==> flow/design.v <==
module decimator
               (
                clk,
                enable,
                rstn,
                filter_in,
                filter_out,
                ce_out
                );
  input   clk; 
  input   enable; 
  input   rstn; 
  input   [5:0] filter_in;  
  output  [20:0] filter_out;  
  output  ce_out; 
  reg  [3:0] cur_count;  
  wire phase_1;  
  reg  ce_out_reg;  
  reg  signed [5:0] input_register;  
  wire signed [5:0] section_in1;  
  wire signed [20:0] section_cast1;  
  wire signed [20:0] sum1;  
  reg  signed [20:0] section_out1;  
  wire signed [20:0] add_cast;  
  wire signed [20:0] add_cast_1;  
  wire signed [21:0] add_temp;  
  wire signed [20:0] section_in2;  
  wire signed [20:0] sum2;  
  reg  signed [20:0] section_out2;  
  wire signed [20:0] add_cast_2;  
  wire signed [20:0] add_cast_3;  
  wire signed [21:0] add_temp_1;  
  wire signed [20:0] section_in3;  
  wire signed [20:0] sum3;  
  reg  signed [20:0] section_out3;  
  wire signed [20:0] add_cast_4;  
  wire signed [20:0] add_cast_5;  
  wire signed [21:0] add_temp_2;  
  wire signed [20:0] section_in4;  
  wire signed [20:0] diff1;  
  wire signed [20:0] section_out4;  
  wire signed [20:0] sub_cast;  
  wire signed [20:0] sub_cast_1;  
  wire signed [21:0] sub_temp;  
  reg  signed [20:0] int_delay_pipe [0:1] ;  
  wire signed [20:0] section_in5;  
  wire signed [20:0] diff2;  
  wire signed [20:0] section_out5;  
  wire signed [20:0] sub_cast_2;  
  wire signed [20:0] sub_cast_3;  
  wire signed [21:0] sub_temp_1;  
  reg  signed [20:0] int_delay_pipe_1 [0:1] ;  
  wire signed [20:0] section_in6;  
  wire signed [20:0] diff3;  
  wire signed [20:0] section_out6;  
  wire signed [20:0] sub_cast_4;  
  wire signed [20:0] sub_cast_5;  
  wire signed [21:0] sub_temp_2;  
  reg  signed [20:0] int_delay_pipe_2 [0:1] ;  
  reg  signed [20:0] output_register;  
  always @ (posedge clk or negedge rstn)
    begin: ce_output
      if (rstn == 1'b0) begin
        cur_count <= 4'b0000;
      end
      else begin
        if (enable == 1'b1) begin
          if (cur_count == 4'b1111) begin
            cur_count <= 4'b0000;
          end
          else begin
            cur_count <= cur_count + 1'b1;
          end
        end
      end
    end  
  assign  phase_1 = (cur_count == 4'b0001 && enable == 1'b1)? 1'b1 : 1'b0;
  always @ (posedge clk or negedge rstn)
    begin: ce_output_register
      if (rstn == 1'b0) begin
        ce_out_reg <= 1'b0;
      end
      else begin
          ce_out_reg <= phase_1;
      end
    end  
  always @ (posedge clk or negedge rstn)
    begin: input_reg_process
      if (rstn == 1'b0) begin
        input_register <= 0;
      end
      else begin
        if (enable == 1'b1) begin
          input_register <= filter_in;
        end
      end
    end  
  assign section_in1 = input_register;
  assign section_cast1 = $signed({{15{section_in1[5]}}, section_in1});
  assign add_cast = section_cast1;
  assign add_cast_1 = section_out1;
  assign add_temp = add_cast + add_cast_1;
  assign sum1 = add_temp[20:0];
  always @ (posedge clk or negedge rstn)
    begin: integrator_delay_section1
      if (rstn == 1'b0) begin
        section_out1 <= 0;
      end
      else begin
        if (enable == 1'b1) begin
          section_out1 <= sum1;
        end
      end
    end  
  assign section_in2 = section_out1;
  assign add_cast_2 = section_in2;
  assign add_cast_3 = section_out2;
  assign add_temp_1 = add_cast_2 + add_cast_3;
  assign sum2 = add_temp_1[20:0];
  always @ (posedge clk or negedge rstn)
    begin: integrator_delay_section2
      if (rstn == 1'b0) begin
        section_out2 <= 0;
      end
      else begin
        if (enable == 1'b1) begin
          section_out2 <= sum2;
        end
      end
    end  
  assign section_in3 = section_out2;
  assign add_cast_4 = section_in3;
  assign add_cast_5 = section_out3;
  assign add_temp_2 = add_cast_4 + add_cast_5;
  assign sum3 = add_temp_2[20:0];
  always @ (posedge clk or negedge rstn)
    begin: integrator_delay_section3
      if (rstn == 1'b0) begin
        section_out3 <= 0;
      end
      else begin
        if (enable == 1'b1) begin
          section_out3 <= sum3;
        end
      end
    end  
  assign section_in4 = section_out3;
  assign sub_cast = section_in4;
  assign sub_cast_1 = diff1;
  assign sub_temp = sub_cast - sub_cast_1;
  assign section_out4 = sub_temp[20:0];
  always @ (posedge clk or negedge rstn)
    begin: comb_delay_section4
      if (rstn == 1'b0) begin
        int_delay_pipe[0] <= 21'b000000000000000000000;
        int_delay_pipe[1] <= 21'b000000000000000000000;
      end
      else begin
        if (phase_1 == 1'b1) begin
          int_delay_pipe[1] <= int_delay_pipe[0];
          int_delay_pipe[0] <= section_in4;
        end
      end
    end  
  assign diff1 = int_delay_pipe[1];
  assign section_in5 = section_out4;
  assign sub_cast_2 = section_in5;
  assign sub_cast_3 = diff2;
  assign sub_temp_1 = sub_cast_2 - sub_cast_3;
  assign section_out5 = sub_temp_1[20:0];
  always @ (posedge clk or negedge rstn)
    begin: comb_delay_section5
      if (rstn == 1'b0) begin
        int_delay_pipe_1[0] <= 21'b000000000000000000000;
        int_delay_pipe_1[1] <= 21'b000000000000000000000;
      end
      else begin
        if (phase_1 == 1'b1) begin
          int_delay_pipe_1[1] <= int_delay_pipe_1[0];
          int_delay_pipe_1[0] <= section_in5;
        end
      end
    end  
  assign diff2 = int_delay_pipe_1[1];
  assign section_in6 = section_out5;
  assign sub_cast_4 = section_in6;
  assign sub_cast_5 = diff3;
  assign sub_temp_2 = sub_cast_4 - sub_cast_5;
  assign section_out6 = sub_temp_2[20:0];
  always @ (posedge clk or negedge rstn)
    begin: comb_delay_section6
      if (rstn == 1'b0) begin
        int_delay_pipe_2[0] <= 21'b000000000000000000000;
        int_delay_pipe_2[1] <= 21'b000000000000000000000;
      end
      else begin
        if (phase_1 == 1'b1) begin
          int_delay_pipe_2[1] <= int_delay_pipe_2[0];
          int_delay_pipe_2[0] <= section_in6;
        end
      end
    end  
  assign diff3 = int_delay_pipe_2[1];
  always @ (posedge clk or negedge rstn)
    begin: output_reg_process
      if (rstn == 1'b0) begin
        output_register <= 0;
      end
      else begin
        if (phase_1 == 1'b1) begin
          output_register <= section_out6;
        end
      end
    end  
  assign ce_out = ce_out_reg;
  assign filter_out = output_register;
endmodule   
`timescale 1 ns / 1 ns
module loop_filter
          (
           clk,
           rstn,
           enable,
           filter_in,
           ceout,
           filter_out,
           a2,a3,b1,b2
          );
  input   clk;
  input   rstn;
  input   enable;
  input   signed [15:0] filter_in;   
  output  ceout;
  output  signed [15:0] filter_out;   
  input signed [17:0] a2,a3,b1,b2;
  wire enb_1_16_0;
  wire signed [33:0] b_1_out1;   
  wire signed [33:0] b_2_out1;   
  wire signed [15:0] CastCAS_out1;   
  wire signed [33:0] a_2_out1;   
  wire signed [33:0] a_3_out1;   
  wire signed [15:0] CastStates3_out1;   
  reg signed [15:0] BodyDelay3_out1;   
  wire signed [36:0] BodyLSum2_sub_cast;   
  wire signed [37:0] BodyLSum2_sub_cast_1;   
  wire signed [36:0] BodyLSum2_sub_cast_2;   
  wire signed [37:0] BodyLSum2_sub_cast_3;   
  wire signed [37:0] BodyLSum2_sub_temp;   
  wire signed [36:0] BodyLSum2_out1;   
  wire signed [37:0] BodyRSum2_sub_cast;   
  wire signed [36:0] BodyRSum2_sub_cast_1;   
  wire signed [37:0] BodyRSum2_sub_cast_2;   
  wire signed [37:0] BodyRSum2_sub_temp;   
  wire signed [36:0] BodyRSum2_out1;   
  wire signed [15:0] CastStates2_out1;   
  reg signed [15:0] BodyDelay2_out1;   
  wire signed [36:0] HeadSum1_add_cast;   
  wire signed [37:0] HeadSum1_add_cast_1;   
  wire signed [36:0] HeadSum1_add_cast_2;   
  wire signed [37:0] HeadSum1_add_cast_3;   
  wire signed [37:0] HeadSum1_add_temp;   
  wire signed [36:0] HeadSum1_out1;   
  assign b_1_out1 = b1 * filter_in;
  assign b_2_out1 = b2 * filter_in;
  assign enb_1_16_0 = enable;
  assign a_2_out1 = a2 * CastCAS_out1;
  assign a_3_out1 = a3 * CastCAS_out1;
  assign CastStates3_out1 = {{3{a_3_out1[33]}}, a_3_out1[33:21]};
  always @(posedge clk or negedge rstn)
    begin : BodyDelay3_process
      if (rstn == 1'b0) begin
        BodyDelay3_out1 <= 16'sb0000000000000000;
      end
      else begin
        if (enb_1_16_0) begin
          BodyDelay3_out1 <= CastStates3_out1;
        end
      end
    end
  assign BodyLSum2_sub_cast = {{2{b_2_out1[33]}}, {b_2_out1, 1'b0}};
  assign BodyLSum2_sub_cast_1 = BodyLSum2_sub_cast;
  assign BodyLSum2_sub_cast_2 = {BodyDelay3_out1, 21'b000000000000000000000};
  assign BodyLSum2_sub_cast_3 = BodyLSum2_sub_cast_2;
  assign BodyLSum2_sub_temp = BodyLSum2_sub_cast_1 - BodyLSum2_sub_cast_3;
  assign BodyLSum2_out1 = ((BodyLSum2_sub_temp[37] == 1'b0) && (BodyLSum2_sub_temp[36] != 1'b0) ? 37'sh0FFFFFFFFF :
              ((BodyLSum2_sub_temp[37] == 1'b1) && (BodyLSum2_sub_temp[36] != 1'b1) ? 37'sh1000000000 :
              $signed(BodyLSum2_sub_temp[36:0])));
  assign BodyRSum2_sub_cast = BodyLSum2_out1;
  assign BodyRSum2_sub_cast_1 = a_2_out1;
  assign BodyRSum2_sub_cast_2 = BodyRSum2_sub_cast_1;
  assign BodyRSum2_sub_temp = BodyRSum2_sub_cast - BodyRSum2_sub_cast_2;
  assign BodyRSum2_out1 = ((BodyRSum2_sub_temp[37] == 1'b0) && (BodyRSum2_sub_temp[36] != 1'b0) ? 37'sh0FFFFFFFFF :
              ((BodyRSum2_sub_temp[37] == 1'b1) && (BodyRSum2_sub_temp[36] != 1'b1) ? 37'sh1000000000 :
              $signed(BodyRSum2_sub_temp[36:0])));
  assign CastStates2_out1 = ((BodyRSum2_out1[36] == 1'b0) && (BodyRSum2_out1[35:21] == 15'b111111111111111) ? 16'sb0111111111111111 :
              $signed(BodyRSum2_out1[36:21]));
  always @(posedge clk or negedge rstn)
    begin : BodyDelay2_process
      if (rstn == 1'b0) begin
        BodyDelay2_out1 <= 16'sb0000000000000000;
      end
      else begin
        if (enb_1_16_0) begin
          BodyDelay2_out1 <= CastStates2_out1;
        end
      end
    end
  assign HeadSum1_add_cast = {{2{b_1_out1[33]}}, {b_1_out1, 1'b0}};
  assign HeadSum1_add_cast_1 = HeadSum1_add_cast;
  assign HeadSum1_add_cast_2 = {BodyDelay2_out1, 21'b000000000000000000000};
  assign HeadSum1_add_cast_3 = HeadSum1_add_cast_2;
  assign HeadSum1_add_temp = HeadSum1_add_cast_1 + HeadSum1_add_cast_3;
  assign HeadSum1_out1 = ((HeadSum1_add_temp[37] == 1'b0) && (HeadSum1_add_temp[36] != 1'b0) ? 37'sh0FFFFFFFFF :
              ((HeadSum1_add_temp[37] == 1'b1) && (HeadSum1_add_temp[36] != 1'b1) ? 37'sh1000000000 :
              $signed(HeadSum1_add_temp[36:0])));
  assign CastCAS_out1 = ((HeadSum1_out1[36] == 1'b0) && (HeadSum1_out1[35:31] != 5'b00000) ? 16'sb0111111111111111 :
              ((HeadSum1_out1[36] == 1'b1) && (HeadSum1_out1[35:31] != 5'b11111) ? 16'sb1000000000000000 :
              $signed(HeadSum1_out1[31:16])));
  assign filter_out = CastCAS_out1;
  assign ceout = enable;
endmodule   
module dlf_core (
   input             clk,
   input             rstn,
   input             dlf_en,
   input  [4:0]      tdc_dout,
   input  [17:0]     dlf_a2,
   input  [17:0]     dlf_a3,
   input  [17:0]     dlf_b1,
   input  [17:0]     dlf_b2,
   input  [14:0]     dlf_sdm_nc_in,
   output [15:0]     dlf_out,
   output            dlf_valid
   );
   wire signed [5:0]  dec_in;
   wire signed [20:0] dec_out;
   wire signed [15:0] dec_out_slc;
   wire signed [15:0] dlf_sdm_nc_in_ext;
   wire signed [15:0] dlf_in;
   wire signed [15:0] lf_out;
   wire               dec_ce;
   reg  [15:0]        dlf_out_r;
   reg                dlf_valid_r;
   assign dec_in = tdc_dout - 6'sd16;
   assign dlf_sdm_nc_in_ext = {1'b0,dlf_sdm_nc_in};
   assign dec_out_slc = dec_out[20:5];
   assign dlf_in = dec_out_slc - dlf_sdm_nc_in_ext;
   decimator decimator_1(
			 .clk(clk),
			 .enable(dlf_en),
			 .rstn(rstn),
			 .filter_in(dec_in),
			 .filter_out(dec_out),
			 .ce_out(dec_ce)
			 );
   loop_filter loop_filter_1(
			     .clk(clk),
			     .rstn(rstn),
			     .enable(dec_ce),
			     .filter_in(dlf_in),
			     .ceout(),
			     .filter_out(lf_out),
			     .a2(dlf_a2),
			     .a3(dlf_a3),
			     .b1(dlf_b1),
			     .b2(dlf_b2)
			     );
   always @(posedge clk or negedge rstn) begin
      if (rstn == 1'b0) begin
	 dlf_out_r <= 16'd0;
	 dlf_valid_r <= 1'b0;
      end
      else begin
	 dlf_valid_r <= dec_ce;
	 if (dec_ce)
	   dlf_out_r <= lf_out;
      end
   end
   assign dlf_out = dlf_out_r;
   assign dlf_valid = dlf_valid_r;
endmodule
--- tool output ---
* From RTL to reports: dlf_core *
Module dlf_core before and after one edit of its RTL, step after step.
"before" refers to lines of the RTL above, "after" to lines of the edited file.
"change": "after" minus "before" as printed here. "rel. change": 100 x difference / "before".
Operators: Yosys type, input widths -> output width; for muxes data width and select width s.
Library cell names are shortened.
A cell with n/a has no value.

set-up
  top module = dlf_core
  clock input = clk
  cell library = sky130hd
  library corner = tt_025C_1v80

* Edit of the RTL *
The edit as a unified diff against the file above.
The edited RTL no longer does the same as the RTL above: the edit was made by script, with no optimisation intended.

begin of diff
@@ -264,5 +264,5 @@
   assign b_2_out1 = b2 * filter_in;
   assign enb_1_16_0 = enable;
-  assign a_2_out1 = a2 * CastCAS_out1;
+  assign a_2_out1 = a2 + CastCAS_out1;
   assign a_3_out1 = a3 * CastCAS_out1;
   assign CastStates3_out1 = {{3{a_3_out1[33]}}, a_3_out1[33:21]};
end of diff

* Word level *
Yosys after proc, flatten, opt, wreduce and memory -nomap, before mapping. Print and check cells are not counted.

cells by class
  item                              before  after  change  rel. change (%)
  $add $sub $neg                    12      13     +1      +8.33
  $mul                              4       3      -1      -25.00
  reductions and logical operators  11      11     0       0.00
  eq/ne operators                   4       4      0       0.00
  mux-type cells                    11      11     0       0.00
  bitwise gates (word level)        8       8      0       0.00

operators by type and width
  cell            before  after  change  rel. change (%)
  $mul 18x16->34  4       3      -1      -25.00
  $sub 37x34->38  1       0      -1      -100.00
  $add 18x16->19  0       1      +1      n/a
  $sub 37x19->38  0       1      +1      n/a

Unchanged operator kinds not shown: 19.

storage and ports
  item                         before  after  change  rel. change (%)
  flip-flop bits (word level)  267     267    0       0.00
  word-level cells             67      67     0       0.00
  bits of input ports          95      95     0       0.00
  output and inout port bits   17      17     0       0.00

* Longest topological paths *
Depth = most cells in a row (Yosys ltp): at word level without a register or memory, in the mapped netlist without a sequential cell, where the memories' decode and read muxes count.

logic depth
  item                           before  after  change  rel. change (%)
  word-level depth               20      20     0       0.00
  ABC_AREA                       0       0      n/a     n/a
  depth in mapped cells          81      75     -6      -7.41
  gate-level depth less buffers  77      72     -5      -6.49

* Synthesis result *
Source: synth_stat.txt of the flow (Yosys; design flattened, memories mapped). It holds for the ABC_AREA given above (unset counts as 0); a run with the other value may have another netlist.

cells by type
  cell      before  after  change  rel. change (%)
  fa_1      1,228   910    -318    -25.90
  inv_1     1,477   1,188  -289    -19.57
  nand2_1   972     797    -175    -18.00
  and2_1    372     292    -80     -21.51
  clkbuf_1  239     171    -68     -28.45
  ha_1      518     457    -61     -11.78
  nor2_1    238     200    -38     -15.97
  nor2b_1   82      115    +33     +40.24
  and3_1    62      29     -33     -53.23
  a21o_1    96      72     -24     -25.00
  nand2b_1  96      72     -24     -25.00
  o21ai_0   215     196    -19     -8.84
  nand3_1   69      50     -19     -27.54
  a21boi_0  34      15     -19     -55.88
  a31oi_1   9       26     +17     +188.89
  xnor2_1   142     158    +16     +11.27
  mux2i_1   19      3      -16     -84.21
  o221a_2   2       16     +14     +700.00

Unchanged cell types not shown: 14.
The list need not be complete.

synthesis totals
  item                             before    after     change     rel. change (%)
  cell area after synthesis (µm²)  61,143.6  50,818.7  -10,324.9  -16.89
  flip-flop cells                  261       261       0          0.00
  mapped cells                     6,756     5,667     -1,089     -16.12

The figures by module come from a second, unflattened synthesis with its own total; it is not the netlist above.

second synthesis, totals
  item                                           before    after     change     rel. change (%)
  cell total of the unflattened synthesis        6,767     5,614     -1,153     -17.04
  area total of the unflattened synthesis (µm²)  61,592.8  50,918.8  -10,674.0  -17.33

Rows give one instance, submodules left out.

modules, before
  module       cells  area (µm²)  seq. area (µm²)  times used
  loop_filter  5,145  46,631.0    725.7            1
  decimator    1,465  13,504.2    5,530.3          1
  dlf_core     157    1,457.6     425.4            1

modules, after
  module       cells  area (µm²)  seq. area (µm²)  times used
  loop_filter  3,992  35,957.0    725.7            1
  decimator    1,465  13,504.2    5,530.3          1
  dlf_core     157    1,457.6     425.4            1

* Path before layout *
OpenSTA on the mapped netlist: ideal clock, no wires. The path of least setup slack (recovery checks aside). Input and output delay are each 20% of the period. Register names are those of the netlist, which keeps one name where synthesis merged equal registers.

timing path post-synthesis
  item                           before                                      after                                       change  rel. change (%)
  kind                           input port to flip-flop                     input port to flip-flop                     n/a     n/a
  from                           input port dlf_sdm_nc_in[0]                 input port dlf_sdm_nc_in[2]                 n/a     n/a
  to                             register loop_filter_1.BodyDelay2_out1[14]  register loop_filter_1.BodyDelay3_out1[11]  n/a     n/a
  external input delay (ns)      5.000                                       5.000                                       0.000   0.00
  arrival (ns)                   21.306                                      20.071                                      -1.235  -5.80
  driving pins on the path       78                                          63                                          -15     -19.23
  slack (ns)                     3.573                                       4.863                                       +1.290  n/a
  delay of the path (ns)         16.427                                      15.137                                      -1.290  -7.85
  time at the first pin (ns)     5.000                                       5.000                                       0.000   0.00
  period (ns)                    25.0                                        25.0                                        0.0     0.00
  setup time (ns)                0.121                                       0.066                                       -0.055  n/a
  data required time (ns)        24.879                                      24.934                                      +0.055  +0.22
  synthesis period reached (ns)  21.427                                      20.137                                      -1.290  -6.02

"delay of the path" = arrival - input delay + setup time.
"driving pins on the path": output pins that drive a net of the path, with the launching flip-flop's if there is one; two outputs of one cell count as two.
"synthesis period reached" is the clock period less the worst setup slack; recovery checks do not enter. This is arithmetic on one report: input and output delays are still those of the set period (20% each).
The rows between start and end are the longest chain of elaborated cells between them; the timing report does not say that the signal goes this way. Where chains are equally long, one stands for them.
Each line given opens the expression or statement behind the cell; cells for indexed reads and writes are added by Yosys, which also makes memories of some case tables.

on the way, post-synthesis, before
  path through = ha_1 > fa_1 > nor2b_1 > o21ai_0 > a21boi_1 > o21ai_0 > a21boi_1 > o21ai_0 > a21boi_1 > o21ai_0 > a21boi_1 > o21ai_0 > and3_1 > or3_1 > clkbuf_1 > clkbuf_1 > and2_1 > ha_1 > (+42 left out) > fa_1 > inv_1 > fa_1 > inv_1 > ha_1 > a21o_1 > a21oi_1 > nor2_1 > nor2_1 > nor2_1 > a2111oi_0 > o41ai_1 > a221o_1 > o21bai_1 > a21boi_1 > or4_1 > a21oi_1 > o2bb2ai_2
  cells in the longest elaborated chain = 20

RTL lines, path post-synthesis, before
  item               RTL line  text
  start, declared    331       input  [14:0]     dlf_sdm_nc_in,
  $sub 16x16->16     347       assign dlf_in = dec_out_slc - dlf_sdm_nc_in_ext;
  $mul 18x16->34     263       assign b_1_out1 = b1 * filter_in;
  $add 35x37->38     312       assign HeadSum1_add_temp = HeadSum1_add_cast_1 + HeadSum1_add_cast_3;
  $not 1->1          314       ((HeadSum1_add_temp[37] == 1'b1) && (HeadSum1_add_temp[36] != 1'b1) ? 37'sh1000000000 :
  $logic_and 1x1->1  314
  $mux 37            314
  $mux 37            313       assign HeadSum1_out1 = ((HeadSum1_add_temp[37] == 1'b0) && (HeadSum1_add_temp[36] != 1'b0) ? 37'sh0FFFFFFFFF :
  (+6 left out)      n/a
  $not 1->1          293       ((BodyRSum2_sub_temp[37] == 1'b1) && (BodyRSum2_sub_temp[36] != 1'b1) ? 37'sh1000000000 :
  $logic_and 1x1->1  293
  $mux 37            293
  $mux 37            292       assign BodyRSum2_out1 = ((BodyRSum2_sub_temp[37] == 1'b0) && (BodyRSum2_sub_temp[36] != 1'b0) ? 37'sh0FFFFFFFF ...
  $not 1->1          295       assign CastStates2_out1 = ((BodyRSum2_out1[36] == 1'b0) && (BodyRSum2_out1[35:21] == 15'b111111111111111) ? 16 ...
  $logic_and 1x1->1  295
  $mux 16            295
  end, assigned      300       BodyDelay2_out1 <= 16'sb0000000000000000;
  end, assigned      304       BodyDelay2_out1 <= CastStates2_out1;
  end, declared      256       reg signed [15:0] BodyDelay2_out1;

on the way, post-synthesis, after
  path through = inv_1 > ha_1 > nor2b_1 > o21ai_0 > a21boi_0 > o21ai_0 > nand2b_1 > a21o_1 > a21oi_1 > a2bb2oi_1 > nor2b_1 > xnor2_1 > clkbuf_1 > clkbuf_1 > nand2_1 > fa_1 > inv_1 > fa_1 > (+27 left out) > fa_1 > fa_1 > fa_1 > fa_1 > inv_1 > fa_1 > inv_1 > ha_1 > a21oi_1 > nor2b_1 > o21ai_0 > nand2b_1 > a21o_1 > a21oi_1 > o21bai_1 > or3_1 > o211ai_1 > a31o_1
  cells in the longest elaborated chain = 12

RTL lines, path post-synthesis, after
  item               RTL line  text
  start, declared    331       input  [14:0]     dlf_sdm_nc_in,
  $sub 16x16->16     347       assign dlf_in = dec_out_slc - dlf_sdm_nc_in_ext;
  $mul 18x16->34     263       assign b_1_out1 = b1 * filter_in;
  $add 35x37->38     312       assign HeadSum1_add_temp = HeadSum1_add_cast_1 + HeadSum1_add_cast_3;
  $not 1->1          314       ((HeadSum1_add_temp[37] == 1'b1) && (HeadSum1_add_temp[36] != 1'b1) ? 37'sh1000000000 :
  $logic_and 1x1->1  314
  $mux 37            314
  $mux 37            313       assign HeadSum1_out1 = ((HeadSum1_add_temp[37] == 1'b0) && (HeadSum1_add_temp[36] != 1'b0) ? 37'sh0FFFFFFFFF :
  $ne 5x5->1         317       ((HeadSum1_out1[36] == 1'b1) && (HeadSum1_out1[35:31] != 5'b11111) ? 16'sb1000000000000000 :
  $logic_and 1x1->1  317
  $mux 16            317
  $mux 16            316       assign CastCAS_out1 = ((HeadSum1_out1[36] == 1'b0) && (HeadSum1_out1[35:31] != 5'b00000) ? 16'sb01111111111111 ...
  $mul 18x16->34     267       assign a_3_out1 = a3 * CastCAS_out1;
  end, assigned      272       BodyDelay3_out1 <= 16'sb0000000000000000;
  end, assigned      276       BodyDelay3_out1 <= CastStates3_out1;
  end, declared      243       reg signed [15:0] BodyDelay3_out1;

* Path in the finished layout *
From the final timing report of the runs of set A: the path of least setup slack in the routed layout; clock arrival at registers is part of the times.

timing path post-layout
  item                        before                                      after                                       change  rel. change (%)
  kind                        input port to flip-flop                     input port to flip-flop                     n/a     n/a
  from                        input port dlf_sdm_nc_in[0]                 input port dlf_sdm_nc_in[0]                 n/a     n/a
  to                          register loop_filter_1.BodyDelay2_out1[14]  register loop_filter_1.BodyDelay3_out1[11]  n/a     n/a
  driving pins on the path    73                                          65                                          -8      -10.96
  setup time (ns)             0.11                                        0.06                                        -0.05   n/a
  external input delay (ns)   4.82                                        4.82                                        0.00    0.00
  slack (ns)                  1.03                                        1.35                                        +0.32   n/a
  time at the first pin (ns)  4.82                                        4.82                                        0.00    0.00
  period (ns)                 24.1                                        24.1                                        0.0     0.00
  arrival (ns)                23.56                                       23.23                                       -0.33   -1.40
  data required time (ns)     24.59                                       24.58                                       -0.01   -0.04

The rows between start and end are the longest chain of elaborated cells between them; the timing report does not say that the signal goes this way. Where chains are equally long, one stands for them.

on the way, post-layout, before
  path through = clkdlybuf4s50_1 > ha_1 > fa_1 > nor2b_1 > o21ai_0 > a21boi_1 > o21ai_0 > a21boi_1 > o21ai_0 > a21boi_1 > o21ai_0 > a21boi_1 > o21ai_0 > and3_1 > or3_1 > nand2_1 > fa_1 > fa_1 > (+37 left out) > fa_1 > inv_1 > fa_1 > inv_1 > ha_1 > a21o_1 > a21oi_1 > nor2_1 > nor2_1 > nor2_1 > a2111oi_0 > o41ai_1 > a221o_1 > o21bai_1 > a21boi_1 > or4_1 > a21oi_1 > o2bb2ai_2
  cells in the longest elaborated chain = 20

RTL lines, path post-layout, before
  item               RTL line  text
  start, declared    331       input  [14:0]     dlf_sdm_nc_in,
  $sub 16x16->16     347       assign dlf_in = dec_out_slc - dlf_sdm_nc_in_ext;
  $mul 18x16->34     263       assign b_1_out1 = b1 * filter_in;
  $add 35x37->38     312       assign HeadSum1_add_temp = HeadSum1_add_cast_1 + HeadSum1_add_cast_3;
  $not 1->1          314       ((HeadSum1_add_temp[37] == 1'b1) && (HeadSum1_add_temp[36] != 1'b1) ? 37'sh1000000000 :
  $logic_and 1x1->1  314
  $mux 37            314
  $mux 37            313       assign HeadSum1_out1 = ((HeadSum1_add_temp[37] == 1'b0) && (HeadSum1_add_temp[36] != 1'b0) ? 37'sh0FFFFFFFFF :
  (+6 left out)      n/a
  $not 1->1          293       ((BodyRSum2_sub_temp[37] == 1'b1) && (BodyRSum2_sub_temp[36] != 1'b1) ? 37'sh1000000000 :
  $logic_and 1x1->1  293
  $mux 37            293
  $mux 37            292       assign BodyRSum2_out1 = ((BodyRSum2_sub_temp[37] == 1'b0) && (BodyRSum2_sub_temp[36] != 1'b0) ? 37'sh0FFFFFFFF ...
  $not 1->1          295       assign CastStates2_out1 = ((BodyRSum2_out1[36] == 1'b0) && (BodyRSum2_out1[35:21] == 15'b111111111111111) ? 16 ...
  $logic_and 1x1->1  295
  $mux 16            295
  end, assigned      300       BodyDelay2_out1 <= 16'sb0000000000000000;
  end, assigned      304       BodyDelay2_out1 <= CastStates2_out1;
  end, declared      256       reg signed [15:0] BodyDelay2_out1;

on the way, post-layout, after
  path through = clkdlybuf4s50_1 > ha_1 > fa_1 > nor2b_1 > o21ai_0 > a21boi_0 > o21ai_0 > nand2b_1 > a21o_1 > a21oi_1 > xnor2_2 > buf_4 > nand2_1 > fa_1 > inv_1 > fa_1 > inv_1 > fa_1 > (+29 left out) > fa_1 > fa_1 > fa_1 > fa_1 > inv_1 > fa_1 > inv_1 > ha_1 > a21oi_1 > nor2b_1 > o21ai_0 > nand2b_1 > a21o_1 > a21oi_1 > o21bai_1 > or3_1 > o211ai_1 > a31o_1
  cells in the longest elaborated chain = 12

RTL lines, path post-layout, after
  item               RTL line  text
  start, declared    331       input  [14:0]     dlf_sdm_nc_in,
  $sub 16x16->16     347       assign dlf_in = dec_out_slc - dlf_sdm_nc_in_ext;
  $mul 18x16->34     263       assign b_1_out1 = b1 * filter_in;
  $add 35x37->38     312       assign HeadSum1_add_temp = HeadSum1_add_cast_1 + HeadSum1_add_cast_3;
  $not 1->1          314       ((HeadSum1_add_temp[37] == 1'b1) && (HeadSum1_add_temp[36] != 1'b1) ? 37'sh1000000000 :
  $logic_and 1x1->1  314
  $mux 37            314
  $mux 37            313       assign HeadSum1_out1 = ((HeadSum1_add_temp[37] == 1'b0) && (HeadSum1_add_temp[36] != 1'b0) ? 37'sh0FFFFFFFFF :
  $ne 5x5->1         317       ((HeadSum1_out1[36] == 1'b1) && (HeadSum1_out1[35:31] != 5'b11111) ? 16'sb1000000000000000 :
  $logic_and 1x1->1  317
  $mux 16            317
  $mux 16            316       assign CastCAS_out1 = ((HeadSum1_out1[36] == 1'b0) && (HeadSum1_out1[35:31] != 5'b00000) ? 16'sb01111111111111 ...
  $mul 18x16->34     267       assign a_3_out1 = a3 * CastCAS_out1;
  end, assigned      272       BodyDelay3_out1 <= 16'sb0000000000000000;
  end, assigned      276       BodyDelay3_out1 <= CastStates3_out1;
  end, declared      243       reg signed [15:0] BodyDelay3_out1;

* Layout results *
Both versions went through the flow (Yosys, OpenROAD) with the same settings in each pair. Constraints: input delay and output delay 20% of the set period each, output load 0.01 pF.

flow settings, set A
  CORE_UTILIZATION = 40
  period_ns = 24.1
  CAP_MARGIN = 20
  CORE_MARGIN = 2
  SLEW_MARGIN = 20

final reports, set A
  item                                   before     after      change     rel. change (%)
  total negative setup slack (ns)        0.000      0.000      0.000      n/a
  cell area after synthesis (µm²)        61,143.6   50,818.7   -10,324.9  -16.89
  smallest setup slack (ns)              1.027      1.348      +0.321     n/a
  utilization of the finished layout     0.434      0.437      +0.003     n/a
  total die area (µm²)                   156,001.0  129,913.0  -26,088.0  -16.72
  standard-cell area after layout (µm²)  65,878.2   54,975.2   -10,903.0  -16.55

flow settings, set B
  CELL_PAD_IN_SITES_DETAIL_PLACEMENT = 2
  CELL_PAD_IN_SITES_GLOBAL_PLACEMENT = 3
  CORE_UTILIZATION = 37
  GPL_TIMING_DRIVEN = 1
  HOLD_SLACK_MARGIN = 0.11
  MAX_ROUTING_LAYER = met4
  MIN_ROUTING_LAYER = met2
  SETUP_SLACK_MARGIN = 5.0
  SLEW_MARGIN = 25
  TNS_END_PERCENT = 15
  period_ns = 25.1
  CAP_MARGIN = 20
  CORE_MARGIN = 2

final reports, set B
  item                                   before     after      change     rel. change (%)
  total negative setup slack (ns)        0.000      0.000      0.000      n/a
  cell area after synthesis (µm²)        61,143.6   50,818.7   -10,324.9  -16.89
  smallest setup slack (ns)              3.684      4.760      +1.076     n/a
  utilization of the finished layout     0.422      0.421      -0.001     n/a
  total die area (µm²)                   168,523.0  140,329.0  -28,194.0  -16.73
  standard-cell area after layout (µm²)  69,471.6   57,291.2   -12,180.4  -17.53
--- end ---
